==> flow/design.v <==
module alu #(
    parameter INST_W = 4,
    parameter INT_W  = 6,
    parameter FRAC_W = 10,
    parameter DATA_W = INT_W + FRAC_W
)(
    input                      i_clk,
    input                      i_rst_n,
    input                      i_in_valid,
    output                     o_busy,
    input         [INST_W-1:0] i_inst,
    input  signed [DATA_W-1:0] i_data_a,
    input  signed [DATA_W-1:0] i_data_b,
    output                     o_out_valid,
    output        [DATA_W-1:0] o_data
);
localparam IDLE = 3'b000;
localparam INPUT = 3'b001;
localparam COMPUTE = 3'b010;
localparam TEMP = 3'b011; 
localparam OUTPUT = 3'b100;
reg o_busy_in ;
reg out_valid_in;
reg signed [DATA_W-1:0] i_A, i_B, nxt_i_A, nxt_i_B;
reg [INST_W-1:0] inst, nxt_inst;
reg signed [DATA_W-1:0] out1, nxt_out1;
reg [2:0] state, nxt_state;
reg       busy, nxt_busy;
reg       valid, nxt_valid;
reg signed [DATA_W:0] add, sub;
reg signed [2*DATA_W-1 :0] mul, nxt_mul;
reg signed [22:0] mul_part, sat_mul;
reg signed [22:0] round_mul;
reg signed  [2*DATA_W - 1:0] left, part_left;
reg [DATA_W - 1:0] revermatch; 
reg signed [DATA_W+3:0] data_acc [0:DATA_W-1], nxt_data_acc [0:DATA_W-1];
reg signed [20:0] temp_data_acc;
wire [3:0] index ;
reg flag ;
reg signed [15:0] mul_temp;
reg signed [45:0] soft_mul;
reg signed [15:0] soft_test;
reg signed [15:0] soft_neg; 
reg [15:0] val16;
reg [7:0] val8;
reg [3:0] val4;
reg [4:0] result;
assign o_data = out1;
assign index  = i_A[3:0];  
assign o_busy = o_busy_in;
assign o_out_valid = out_valid_in;
always @(*) begin
    if (state == COMPUTE) begin
        flag = 1'b1;
    end
    else flag = 1'b0;
end
always @(*) begin
    case (state)
        IDLE:begin
            nxt_state = INPUT;
        end 
        INPUT:begin
            if (i_in_valid) begin
                nxt_state = COMPUTE;
            end
            else nxt_state = state;
        end
        COMPUTE:begin
            nxt_state = TEMP;
        end
        TEMP:begin
            nxt_state = OUTPUT;
        end
        OUTPUT:begin
            nxt_state = IDLE;
        end
        default: nxt_state = state;
    endcase
end
always @(*) begin
    case (state)
        INPUT:begin
        if (i_in_valid) begin
            nxt_i_A = i_data_a;
            nxt_i_B = i_data_b;
            nxt_inst = i_inst;
        end
        else begin
            nxt_i_A = i_A;
            nxt_i_B = i_B;
            nxt_inst = inst;
        end
        end 
        default: begin
            nxt_i_A = i_A;
            nxt_i_B = i_B;
            nxt_inst = inst;
        end
    endcase
end
always @(*) begin
    if (state == OUTPUT) begin
        out_valid_in = 1'b1;  
    end
    else out_valid_in = 1'b0;  
end
always @(*) begin
    if (state == INPUT) begin
        o_busy_in = 1'b0;
    end
    else o_busy_in = 1'b1;
end
integer i;
always @(*) begin
    for(i=0;i<DATA_W;i=i+1)begin
    nxt_data_acc[i] = data_acc[i];
    end
    add = 0; sub = 0; mul = 0; mul_part = 0; round_mul = 0; sat_mul = 0;
    temp_data_acc = 0; soft_mul = 0; soft_test = 0; soft_neg = 0;
    left = 0; part_left = 0; result = 0; val16 = 0; val8 = 0; val4 = 0;
    case (inst)
        0: begin
            add = i_A + i_B;
            nxt_out1 = (!add[DATA_W] && add[DATA_W - 1]) ? 16'b0111_1111_1111_1111 :
                      (add[DATA_W] && !add[DATA_W - 1]) ? 16'b1000_0000_0000_0000 : add[DATA_W-1:0];
        end
        1:begin
            sub = i_A - i_B;
            nxt_out1 = (!sub[DATA_W] && sub[DATA_W - 1]) ?  16'b0111_1111_1111_1111 : 
                      (sub[DATA_W] && !sub[DATA_W - 1]) ?  16'b1000_0000_0000_0000 : sub[DATA_W-1:0];
        end
        2:begin
            mul = i_A*i_B;  
            mul_part = mul[2*DATA_W-1:9]; 
            if(mul_part[0] == 1'b1)begin
                round_mul = mul_part + 1'b1;
            end
            else begin
                round_mul = mul_part ;
            end
            sat_mul = (!round_mul[22] && (round_mul[21:11]> 11'b000_0001_1111)) ? 23'b011_1111_1111_1111_1111_1111 :  
                      (round_mul[22]  && (round_mul[21:11]< 11'b111_1110_0000)) ? 23'b100_0000_0000_0000_0000_0000 : round_mul;
            if ((sat_mul == 23'b011_1111_1111_1111_1111_1111) || (sat_mul == 23'b100_0000_0000_0000_0000_0000)) begin
                nxt_out1 = sat_mul[22:7];
            end
            else nxt_out1 = sat_mul[16:1];
        end
        3:begin
            if (flag == 1'b1) begin
            temp_data_acc = data_acc[index] + i_B;
            nxt_data_acc[index] = temp_data_acc[19:0]; 
            end
            else nxt_data_acc[index] = data_acc[index];
            nxt_out1 = (!data_acc[index][DATA_W+3] && (data_acc[index][19:10]>10'b00_0001_1111))? 16'b0111_1111_1111_1111 :
                       (data_acc[index][DATA_W+3]  && (data_acc[index][19:10]<10'b11_1110_0000)) ? 16'b1000_0000_0000_0000 : data_acc[index][DATA_W-1:0];
        end
        4:begin  
            if(!i_A[DATA_W-1] &&  i_A[14:10]>=5'b00010) soft_mul = {6'b0,i_A,24'b0};  
            else if (!i_A[DATA_W-1] && i_A[15:10]>=5'b0) begin   
                    soft_mul = ((i_A<<<1'b1) + 16'b0000_1000_0000_0000)*(30'b000000_01010101010101_0101_010101);
            end
            else if (i_A[15:10] == 6'b111111) begin    
                soft_test = i_A + 16'b0000_1000_0000_0000;
                soft_mul = (soft_test)*(30'b000000_01010101010101_0101_010101);
            end
            else if (i_A[15:10] == 6'b111110) begin
                soft_neg = (i_A<<<1'b1) + 16'b0001_0100_0000_0000;
                soft_mul = soft_neg*(30'b000000_000111000111000111_000111);
            end
            else if (i_A[15:10] == 6'b111101) begin
                soft_neg = (i_A + 16'b0000_1100_0000_0000);
                soft_mul = soft_neg*(30'b000000_000111000111000111_000111);
            end
            else soft_mul = 46'b0;
            nxt_out1 = ((soft_mul != 46'b01_1111_1111_1111_1111_1111_1111_1111_1111_1111_1111_1111) || (soft_mul != 46'b10_0000_0000_0000_0000_0000_0000_0000_0000_0000_0000_0000)) && (soft_mul[23] == 1'b1)?
                      soft_mul[DATA_W+23:24] + 1'b1:
                      ((soft_mul != 46'b01_1111_1111_1111_1111_1111_1111_1111_1111_1111_1111_1111) || (soft_mul != 46'b10_0000_0000_0000_0000_0000_0000_0000_0000_0000_0000_0000)) && (soft_mul[23] == 1'b0)?
                      soft_mul[DATA_W+23:24]:soft_mul[39:24];
        end
        5:begin   
            nxt_out1 = i_A ^ i_B;
        end
        6:begin   
            nxt_out1 = i_A >>> i_B;
        end
        7:begin   
            left = {i_A,i_A};
            part_left = left << i_B;
            nxt_out1 = part_left[2*DATA_W-1:DATA_W];
        end
        8:begin   
            result[4] = (i_A[15:0] == 16'b0) ? 1 : 0;
            val16     = (result[4]) ? 16'b1111_1111_1111_1111 : i_A;
            result[3] = (val16[15:8] == 8'b0) ? 1 : 0;
            val8      = (result[3]) ? val16[7:0] : val16[15:8];
            result[2] = (val8[7:4] == 4'b0) ? 1 : 0;
            val4      = (result[2]) ? val8[3:0] : val8[7:4];
            result[1] = (val4[3:2] == 2'b0) ? 1 : 0;
            result[0] = (result[1]) ? ~val4[1] : ~val4[3];
            nxt_out1 = {11'b0,result};
        end
        9:begin   
            nxt_out1[0] = (i_A[3:0] == i_B[15:12])  ? 1'b1 : 1'b0;
            nxt_out1[1] = (i_A[4:1] == i_B[14:11])  ? 1'b1 : 1'b0;
            nxt_out1[2] = (i_A[5:2] == i_B[13:10])  ? 1'b1 : 1'b0;
            nxt_out1[3] = (i_A[6:3] == i_B[12:9])   ? 1'b1 : 1'b0;
            nxt_out1[4] = (i_A[7:4] == i_B[11:8])   ? 1'b1 : 1'b0;
            nxt_out1[5] = (i_A[8:5] == i_B[10:7])   ? 1'b1 : 1'b0;
            nxt_out1[6] = (i_A[9:6] == i_B[9:6])    ? 1'b1 : 1'b0;
            nxt_out1[7] = (i_A[10:7] == i_B[8:5])   ? 1'b1 : 1'b0;
            nxt_out1[8] = (i_A[11:8] == i_B[7:4])   ? 1'b1 : 1'b0;
            nxt_out1[9] = (i_A[12:9] == i_B[6:3])   ? 1'b1 : 1'b0;
            nxt_out1[10] = (i_A[13:10] == i_B[5:2]) ? 1'b1 : 1'b0;
            nxt_out1[11] = (i_A[14:11] == i_B[4:1]) ? 1'b1 : 1'b0;
            nxt_out1[12] = (i_A[15:12] == i_B[3:0]) ? 1'b1 : 1'b0;
            nxt_out1[15:13] = 3'b000;
            end
        default: begin 
            nxt_out1 = out1;
        end
    endcase
end
    always @(posedge i_clk or negedge i_rst_n) begin
        if (!i_rst_n) begin
            out1 <= 0;
            i_A <= 0;
            i_B <= 0;
            state <= 0;
            inst <= 0;
            for ( i=0 ;i<DATA_W ;i=i+1) begin
                data_acc[i] <= 0;
            end
        end
        else begin
            out1 <= nxt_out1;
            i_A <= nxt_i_A;
            i_B <= nxt_i_B;
            state <= nxt_state;
            inst <= nxt_inst;
            for ( i=0 ;i<DATA_W ;i=i+1) begin
                data_acc[i] <= nxt_data_acc[i];
            end
        end
    end
endmodule
======== Tool chain data of alu ========
The steps from the RTL of alu to its reports follow in flow order.
Lines are those of the file above, counted from 1.
Operators carry their Yosys type and port widths (W data, S select, Z words).
Not given: n/a
design
  design top .............................. alu
  clock input ............................. i_clk
  cell library ............................ sky130hd
  corner .................................. tt_025C_1v80

======== After elaboration ========
Counts by Yosys on the flattened word-level netlist (proc, flatten, opt, wreduce). Print and check cells are left out. Cells with the same type and inputs are merged into one.
cells by class
  add/subtract/negate cells ............... 9
  multiply operators ...................... 5
  $lt $le $gt $ge ......................... 6
  eq/ne operators ......................... 49
  shifts and indexed selects .............. 2
  multiplexer cells ....................... 111
  bitwise gates (word level) .............. 19
  reductions and logical operators ........ 65
operators with widths
  cell                      number
  $mul A16 B21 Y37 const B  2
  $mux W20                  51
  $mul A18 B23 Y41 const B  1
  $mul A16 B23 Y39 const B  1
  $mul A16 B16 Y32          1
  $pmux W20 S16             1
  $pmux W20 S15             1
  $reduce_or A15 Y1         16
  $mux W46                  5
  $mux W16                  9
  $pmux W1 S10              13
  $mux W23                  4
  $eq A4 B4 Y1              13
  $ne A46 B45 Y1 const B    1
  $ne A46 B46 Y1 const B    1
  $eq A4 B4 Y1 const B      10
  $mux W37                  1
  $reduce_and A2 Y1         18
  $add A16 B12 Y16 const B  2
  $shl A32 B16 Y32          1
  $eq A4 B3 Y1 const B      8
  $pmux W3 S9               1
  $add A23 B1 Y23 const B   1
  $eq A23 B22 Y1 const B    1
  $eq A23 B23 Y1 const B    1
  $mux W1                   21
  $add A20 B16 Y20          1
  $not A1 Y1                18
Other operator kinds: 36; their cells: 62.
storage and ports
  flip-flop bits (word level) ............. 375
  bits of input ports ..................... 39
  output and inout bits ................... 18
  word-level cells ........................ 288

======== Depth ========
Yosys ltp: most cells in a row. Word level: on the elaborated netlist, between registers, memories and ports. Mapped: between sequential cells and ports; inverters and the memories' decode and read muxes count.
logic depth
  word-level depth ........................ 13
  ABC_AREA ................................ 1
  gate-level depth with buffers ........... 47

======== After synthesis ========
Source: synth_stat.txt of the flow (Yosys; design flattened, memories mapped). It holds for the ABC_AREA given above (unset counts as 0); a run with the other value may have another netlist.
The area totals of this step are shown rounded.
synthesis totals
  cells in the netlist .................... 7581
  cell area after synthesis ............... 54000 um^2
  area of sequential cells ................ 9400 um^2
  flip-flops .............................. 377
  buffers ................................. 202
cell types
  type                       number  area in all (um^2)
  sky130_fd_sc_hd__fa_1      524     1.05E+04
  sky130_fd_sc_hd__dfrtp_1   376     9.41E+03
  sky130_fd_sc_hd__nand2_1   2154    8.09E+03
  sky130_fd_sc_hd__ha_1      633     7.92E+03
  sky130_fd_sc_hd__inv_1     1429    5.36E+03
  sky130_fd_sc_hd__o21ai_0   504     2.52E+03
  sky130_fd_sc_hd__nand3_1   385     1.93E+03
  sky130_fd_sc_hd__nor2_1    446     1.67E+03
  sky130_fd_sc_hd__a21oi_1   268     1.34E+03
  sky130_fd_sc_hd__nand4_1   111     694.416
  sky130_fd_sc_hd__clkbuf_1  154     578.054
  sky130_fd_sc_hd__xor2_1    59      516.746
  sky130_fd_sc_hd__nor3_1    69      345.331
  sky130_fd_sc_hd__a221oi_1  38      332.819
  sky130_fd_sc_hd__o21bai_1  44      330.317
  sky130_fd_sc_hd__xnor2_1   27      236.477
  sky130_fd_sc_hd__a22o_1    22      192.685
  sky130_fd_sc_hd__nor4_1    29      181.424
Not listed: further types 47, cells in them 309.

======== Path before layout ========
OpenSTA on the mapped netlist: ideal clock, no wires. The path of least setup slack (recovery checks aside). Input and output delay are each 20% of the period. Register names are those of the netlist, which keeps one name where synthesis merged equal registers.
timing path post-synthesis
  path type ............................... register to register
  start point ............................. register i_A[10]
  end point ............................... register out1[8]
  period .................................. 10.0 ns
  setup time .............................. 0.117 ns
  launch time at the first pin ............ 0.000 ns
  data arrival time ....................... 7.549 ns
  required time ........................... 9.883 ns
  setup slack ............................. 2.335 ns
  path delay .............................. 7.666 ns
  stages .................................. 38
  buffers on the path ..................... 2
  synthesis period reached ................ 7.665 ns
"path delay" is the arrival time less input delay plus setup time.
"stages" counts driving pins, that of a launching flip-flop among them; a cell with two outputs on the path counts twice.
"synthesis period reached" = period - worst setup slack (recovery checks aside). The figure is calculated, with input and output delays left at 20% of the set period.
The rows between start and end are the longest chain of elaborated cells between them; the timing report does not say that the signal goes this way. Where chains are equally long, one stands for them.
Each line given opens the expression or statement behind the cell; cells for indexed reads and writes are added by Yosys, which also makes memories of some case tables.
between the ends, post-synthesis
  cell sequence ........................... sky130_fd_sc_hd__dfrtp_1 -> sky130_fd_sc_hd__buf_1 -> sky130_fd_sc_hd__inv_1 -> sky130_fd_sc_hd__ha_1 -> sky130_fd_sc_hd__or2_2 -> sky130_fd_sc_hd__xor2_1 -> sky130_fd_sc_hd__ha_1 -> sky130_fd_sc_hd__fa_1 -> sky130_fd_sc_hd__fa_1 -> sky130_fd_sc_hd__fa_1 -> sky130_fd_sc_hd__inv_1 -> sky130_fd_sc_hd__fa_1 -> sky130_fd_sc_hd__inv_1 -> sky130_fd_sc_hd__fa_1 -> sky130_fd_sc_hd__ha_1 -> sky130_fd_sc_hd__clkbuf_1 -> sky130_fd_sc_hd__nand2_1 -> sky130_fd_sc_hd__inv_1 -> [2 not listed] -> sky130_fd_sc_hd__nand3_1 -> sky130_fd_sc_hd__nand4_1 -> sky130_fd_sc_hd__nand3_1 -> sky130_fd_sc_hd__nand2_1 -> sky130_fd_sc_hd__nand3_1 -> sky130_fd_sc_hd__a21oi_1 -> sky130_fd_sc_hd__ha_1 -> sky130_fd_sc_hd__inv_1 -> sky130_fd_sc_hd__a21oi_2 -> sky130_fd_sc_hd__nand3_1 -> sky130_fd_sc_hd__nor3_2 -> sky130_fd_sc_hd__nand2_1 -> sky130_fd_sc_hd__nand2_1 -> sky130_fd_sc_hd__nor2_1 -> sky130_fd_sc_hd__nor2_1 -> sky130_fd_sc_hd__nand2_1 -> sky130_fd_sc_hd__nand2_1 -> sky130_fd_sc_hd__nand2_1
  length of the longest elaborated chain .. 13
RTL lines, path post-synthesis
  element              line  source
  start: declaration   24    reg signed [DATA_W-1:0] i_A, i_B, nxt_i_A, nxt_i_B;
  start: assignment    227   i_A <= 0;
  start: assignment    237   i_A <= nxt_i_A;
  $add A16 B12 Y16     172   soft_neg = (i_A + 16'b0000_1100_0000_0000);
  $mul A16 B21 Y37     173   soft_mul = soft_neg*(30'b000000_000111000111000111_000111);
  $mux W37             171   else if (i_A[15:10] == 6'b111101) begin
  $mux W46             167   else if (i_A[15:10] == 6'b111110) begin
  $mux W46             163   else if (i_A[15:10] == 6'b111111) begin
  $mux W46             160   else if (!i_A[DATA_W-1] && i_A[15:10]>=5'b0) begin
  $mux W46             159   if(!i_A[DATA_W-1] &&  i_A[14:10]>=5'b00010) soft_mul = {6'b0,i_A,24'b0};
  $mux W46             122   case (inst)
  $ne A46 B45 Y1       176   nxt_out1 = ((soft_mul != 46'b01_1111_1111_1111_1111_1111_1111_1111_1111_1111_1111_1111) || (soft_mul != 46'b10 ...
  $logic_or A1 B1 Y1   176
  $logic_and A1 B1 Y1  176
  $mux W16             176
  $pmux W1 S10         122
  end: assignment      226   out1 <= 0;
  end: assignment      236   out1 <= nxt_out1;
  end: declaration     26    reg signed [DATA_W-1:0] out1, nxt_out1;

======== Timing after layout ========
Path of least setup slack in the final report of record 1 (OpenROAD, finished layout, wires in). Where an end is a register, its clock arrival counts in the times.
timing path post-layout
  path type ............................... register to register
  start point ............................. register i_A[10]
  end point ............................... register out1[8]
  period .................................. 10.0 ns
  setup time .............................. 0.11 ns
  launch time at the first pin ............ 0.61 ns
  data arrival time ....................... 9.21 ns
  required time ........................... 10.51 ns
  setup slack ............................. 1.30 ns
  stages .................................. 42
  buffers on the path ..................... 2
The rows between start and end are the longest chain of elaborated cells between them; the timing report does not say that the signal goes this way. Where chains are equally long, one stands for them.
between the ends, post-layout
  cell sequence ........................... sky130_fd_sc_hd__dfrtp_2 -> sky130_fd_sc_hd__buf_4 -> sky130_fd_sc_hd__ha_1 -> sky130_fd_sc_hd__nand2_1 -> sky130_fd_sc_hd__nor2_1 -> sky130_fd_sc_hd__inv_1 -> sky130_fd_sc_hd__nor2_2 -> sky130_fd_sc_hd__buf_4 -> sky130_fd_sc_hd__ha_1 -> sky130_fd_sc_hd__inv_1 -> sky130_fd_sc_hd__fa_1 -> sky130_fd_sc_hd__inv_1 -> sky130_fd_sc_hd__fa_1 -> sky130_fd_sc_hd__inv_1 -> sky130_fd_sc_hd__fa_1 -> sky130_fd_sc_hd__fa_1 -> sky130_fd_sc_hd__fa_1 -> sky130_fd_sc_hd__inv_1 -> [6 not listed] -> sky130_fd_sc_hd__nand3_1 -> sky130_fd_sc_hd__o21ai_0 -> sky130_fd_sc_hd__nand2_1 -> sky130_fd_sc_hd__nor2_1 -> sky130_fd_sc_hd__nand2_1 -> sky130_fd_sc_hd__nand2_1 -> sky130_fd_sc_hd__ha_1 -> sky130_fd_sc_hd__inv_1 -> sky130_fd_sc_hd__a21oi_2 -> sky130_fd_sc_hd__nand3_1 -> sky130_fd_sc_hd__nor3_2 -> sky130_fd_sc_hd__nand2_1 -> sky130_fd_sc_hd__nand2_1 -> sky130_fd_sc_hd__nor2_1 -> sky130_fd_sc_hd__nor2_1 -> sky130_fd_sc_hd__nand2_1 -> sky130_fd_sc_hd__nand2_1 -> sky130_fd_sc_hd__nand2_1
  length of the longest elaborated chain .. 13
RTL lines, path post-layout
  element              line  source
  start: declaration   24    reg signed [DATA_W-1:0] i_A, i_B, nxt_i_A, nxt_i_B;
  start: assignment    227   i_A <= 0;
  start: assignment    237   i_A <= nxt_i_A;
  $add A16 B12 Y16     172   soft_neg = (i_A + 16'b0000_1100_0000_0000);
  $mul A16 B21 Y37     173   soft_mul = soft_neg*(30'b000000_000111000111000111_000111);
  $mux W37             171   else if (i_A[15:10] == 6'b111101) begin
  $mux W46             167   else if (i_A[15:10] == 6'b111110) begin
  $mux W46             163   else if (i_A[15:10] == 6'b111111) begin
  $mux W46             160   else if (!i_A[DATA_W-1] && i_A[15:10]>=5'b0) begin
  $mux W46             159   if(!i_A[DATA_W-1] &&  i_A[14:10]>=5'b00010) soft_mul = {6'b0,i_A,24'b0};
  $mux W46             122   case (inst)
  $ne A46 B45 Y1       176   nxt_out1 = ((soft_mul != 46'b01_1111_1111_1111_1111_1111_1111_1111_1111_1111_1111_1111) || (soft_mul != 46'b10 ...
  $logic_or A1 B1 Y1   176
  $logic_and A1 B1 Y1  176
  $mux W16             176
  $pmux W1 S10         122
  end: assignment      226   out1 <= 0;
  end: assignment      236   out1 <= nxt_out1;
  end: declaration     26    reg signed [DATA_W-1:0] out1, nxt_out1;

FLOW RESULTS
============

Below are 4 stored runs of the flow (Yosys, OpenROAD; platform sky130hd) on alu, each with its settings and what was measured, unordered. Constraints: input delay and output delay 20% of the set period each, output load 0.01 pF.
"clock period achieved" is the run's clock period less its worst setup slack. It is reckoned from that one timing run; input and output delays stay at 20% of the period that was set.
"time of the worst setup path" means the part of the period allowed to the worst setup path (the constraints hold back 20% at inputs and 20% at outputs) less its slack; where the path has registers, the arrival times of their clocks count too.
Measured values are rounded.

---- record 1 ----
settings
  ABC_AREA = 1
  CELL_PAD_IN_SITES_GLOBAL_PLACEMENT = 3
  CORE_ASPECT_RATIO = 0.56
  period_ns = 10.0
  CAP_MARGIN = 20
  CORE_MARGIN = 2
  CORE_UTILIZATION = 40
  SLEW_MARGIN = 20
results
  clock period achieved ................... 8.697 ns
  die footprint ........................... 140000 um^2
  utilization in the final report ......... 43%
  total negative slack on setup checks .... 0.000 ns
  smallest setup slack .................... 1.3 ns
  standard-cell area after layout ......... 59000 um^2
  time of the worst setup path ............ 8.70 ns
  worst path kind ......................... register to register
  Yosys chip area after synthesis ......... 54000 um^2
  worst hold slack ........................ 0.31 ns

---- record 2 ----
settings
  ABC_AREA = 0
  CAP_MARGIN = 30
  CORE_ASPECT_RATIO = 0.71
  CORE_MARGIN = 9
  CORE_UTILIZATION = 55
  CTS_CLUSTER_DIAMETER = 94
  CTS_CLUSTER_SIZE = 36
  GPL_TIMING_DRIVEN = 1
  HOLD_SLACK_MARGIN = 0.29
  MAX_ROUTING_LAYER = met5
  PLACE_DENSITY_LB_ADDON = 0.19
  SETUP_SLACK_MARGIN = 2.48
  TNS_END_PERCENT = 65
  period_ns = 11.3
  SLEW_MARGIN = 20
results
  clock period achieved ................... 8.583 ns
  time of the worst setup path ............ 8.58 ns
  worst path kind ......................... register to register
  smallest setup slack .................... 2.7 ns
  standard-cell area after layout ......... 52000 um^2
  worst hold slack ........................ 0.36 ns
  die footprint ........................... 98000 um^2
  total negative slack on setup checks .... 0.000 ns
  Yosys chip area after synthesis ......... 48000 um^2
  utilization in the final report ......... 60%

---- record 3 ----
settings
  ABC_AREA = 1
  CELL_PAD_IN_SITES_DETAIL_PLACEMENT = 2
  CELL_PAD_IN_SITES_GLOBAL_PLACEMENT = 1
  CORE_MARGIN = 4
  CORE_UTILIZATION = 21
  CTS_CLUSTER_SIZE = 45
  GPL_ROUTABILITY_DRIVEN = 0
  HOLD_SLACK_MARGIN = 0.01
  MAX_ROUTING_LAYER = met5
  PLACE_DENSITY_LB_ADDON = 0.16
  SLEW_MARGIN = 30
  TNS_END_PERCENT = 30
  period_ns = 12.2
  CAP_MARGIN = 20
results
  total negative slack on setup checks .... 0.000 ns
  time of the worst setup path ............ 9.19 ns
  worst path kind ......................... register to register
  clock period achieved ................... 9.192 ns
  utilization in the final report ......... 24%
  smallest setup slack .................... 3.0 ns
  die footprint ........................... 270000 um^2
  standard-cell area after layout ......... 61000 um^2
  Yosys chip area after synthesis ......... 54000 um^2
  worst hold slack ........................ 0.37 ns

---- record 4 ----
settings
  period_ns = 9.5
  CAP_MARGIN = 20
  CORE_MARGIN = 2
  CORE_UTILIZATION = 40
  SLEW_MARGIN = 20
results
  standard-cell area after layout ......... 52000 um^2
  Yosys chip area after synthesis ......... 48000 um^2
  die footprint ........................... 120000 um^2
  total negative slack on setup checks .... 0.000 ns
  utilization in the final report ......... 44%
  clock period achieved ................... 9.010 ns
  smallest setup slack .................... 0.49 ns
  worst hold slack ........................ 0.37 ns
  time of the worst setup path ............ 9.01 ns
  worst path kind ......................... register to register
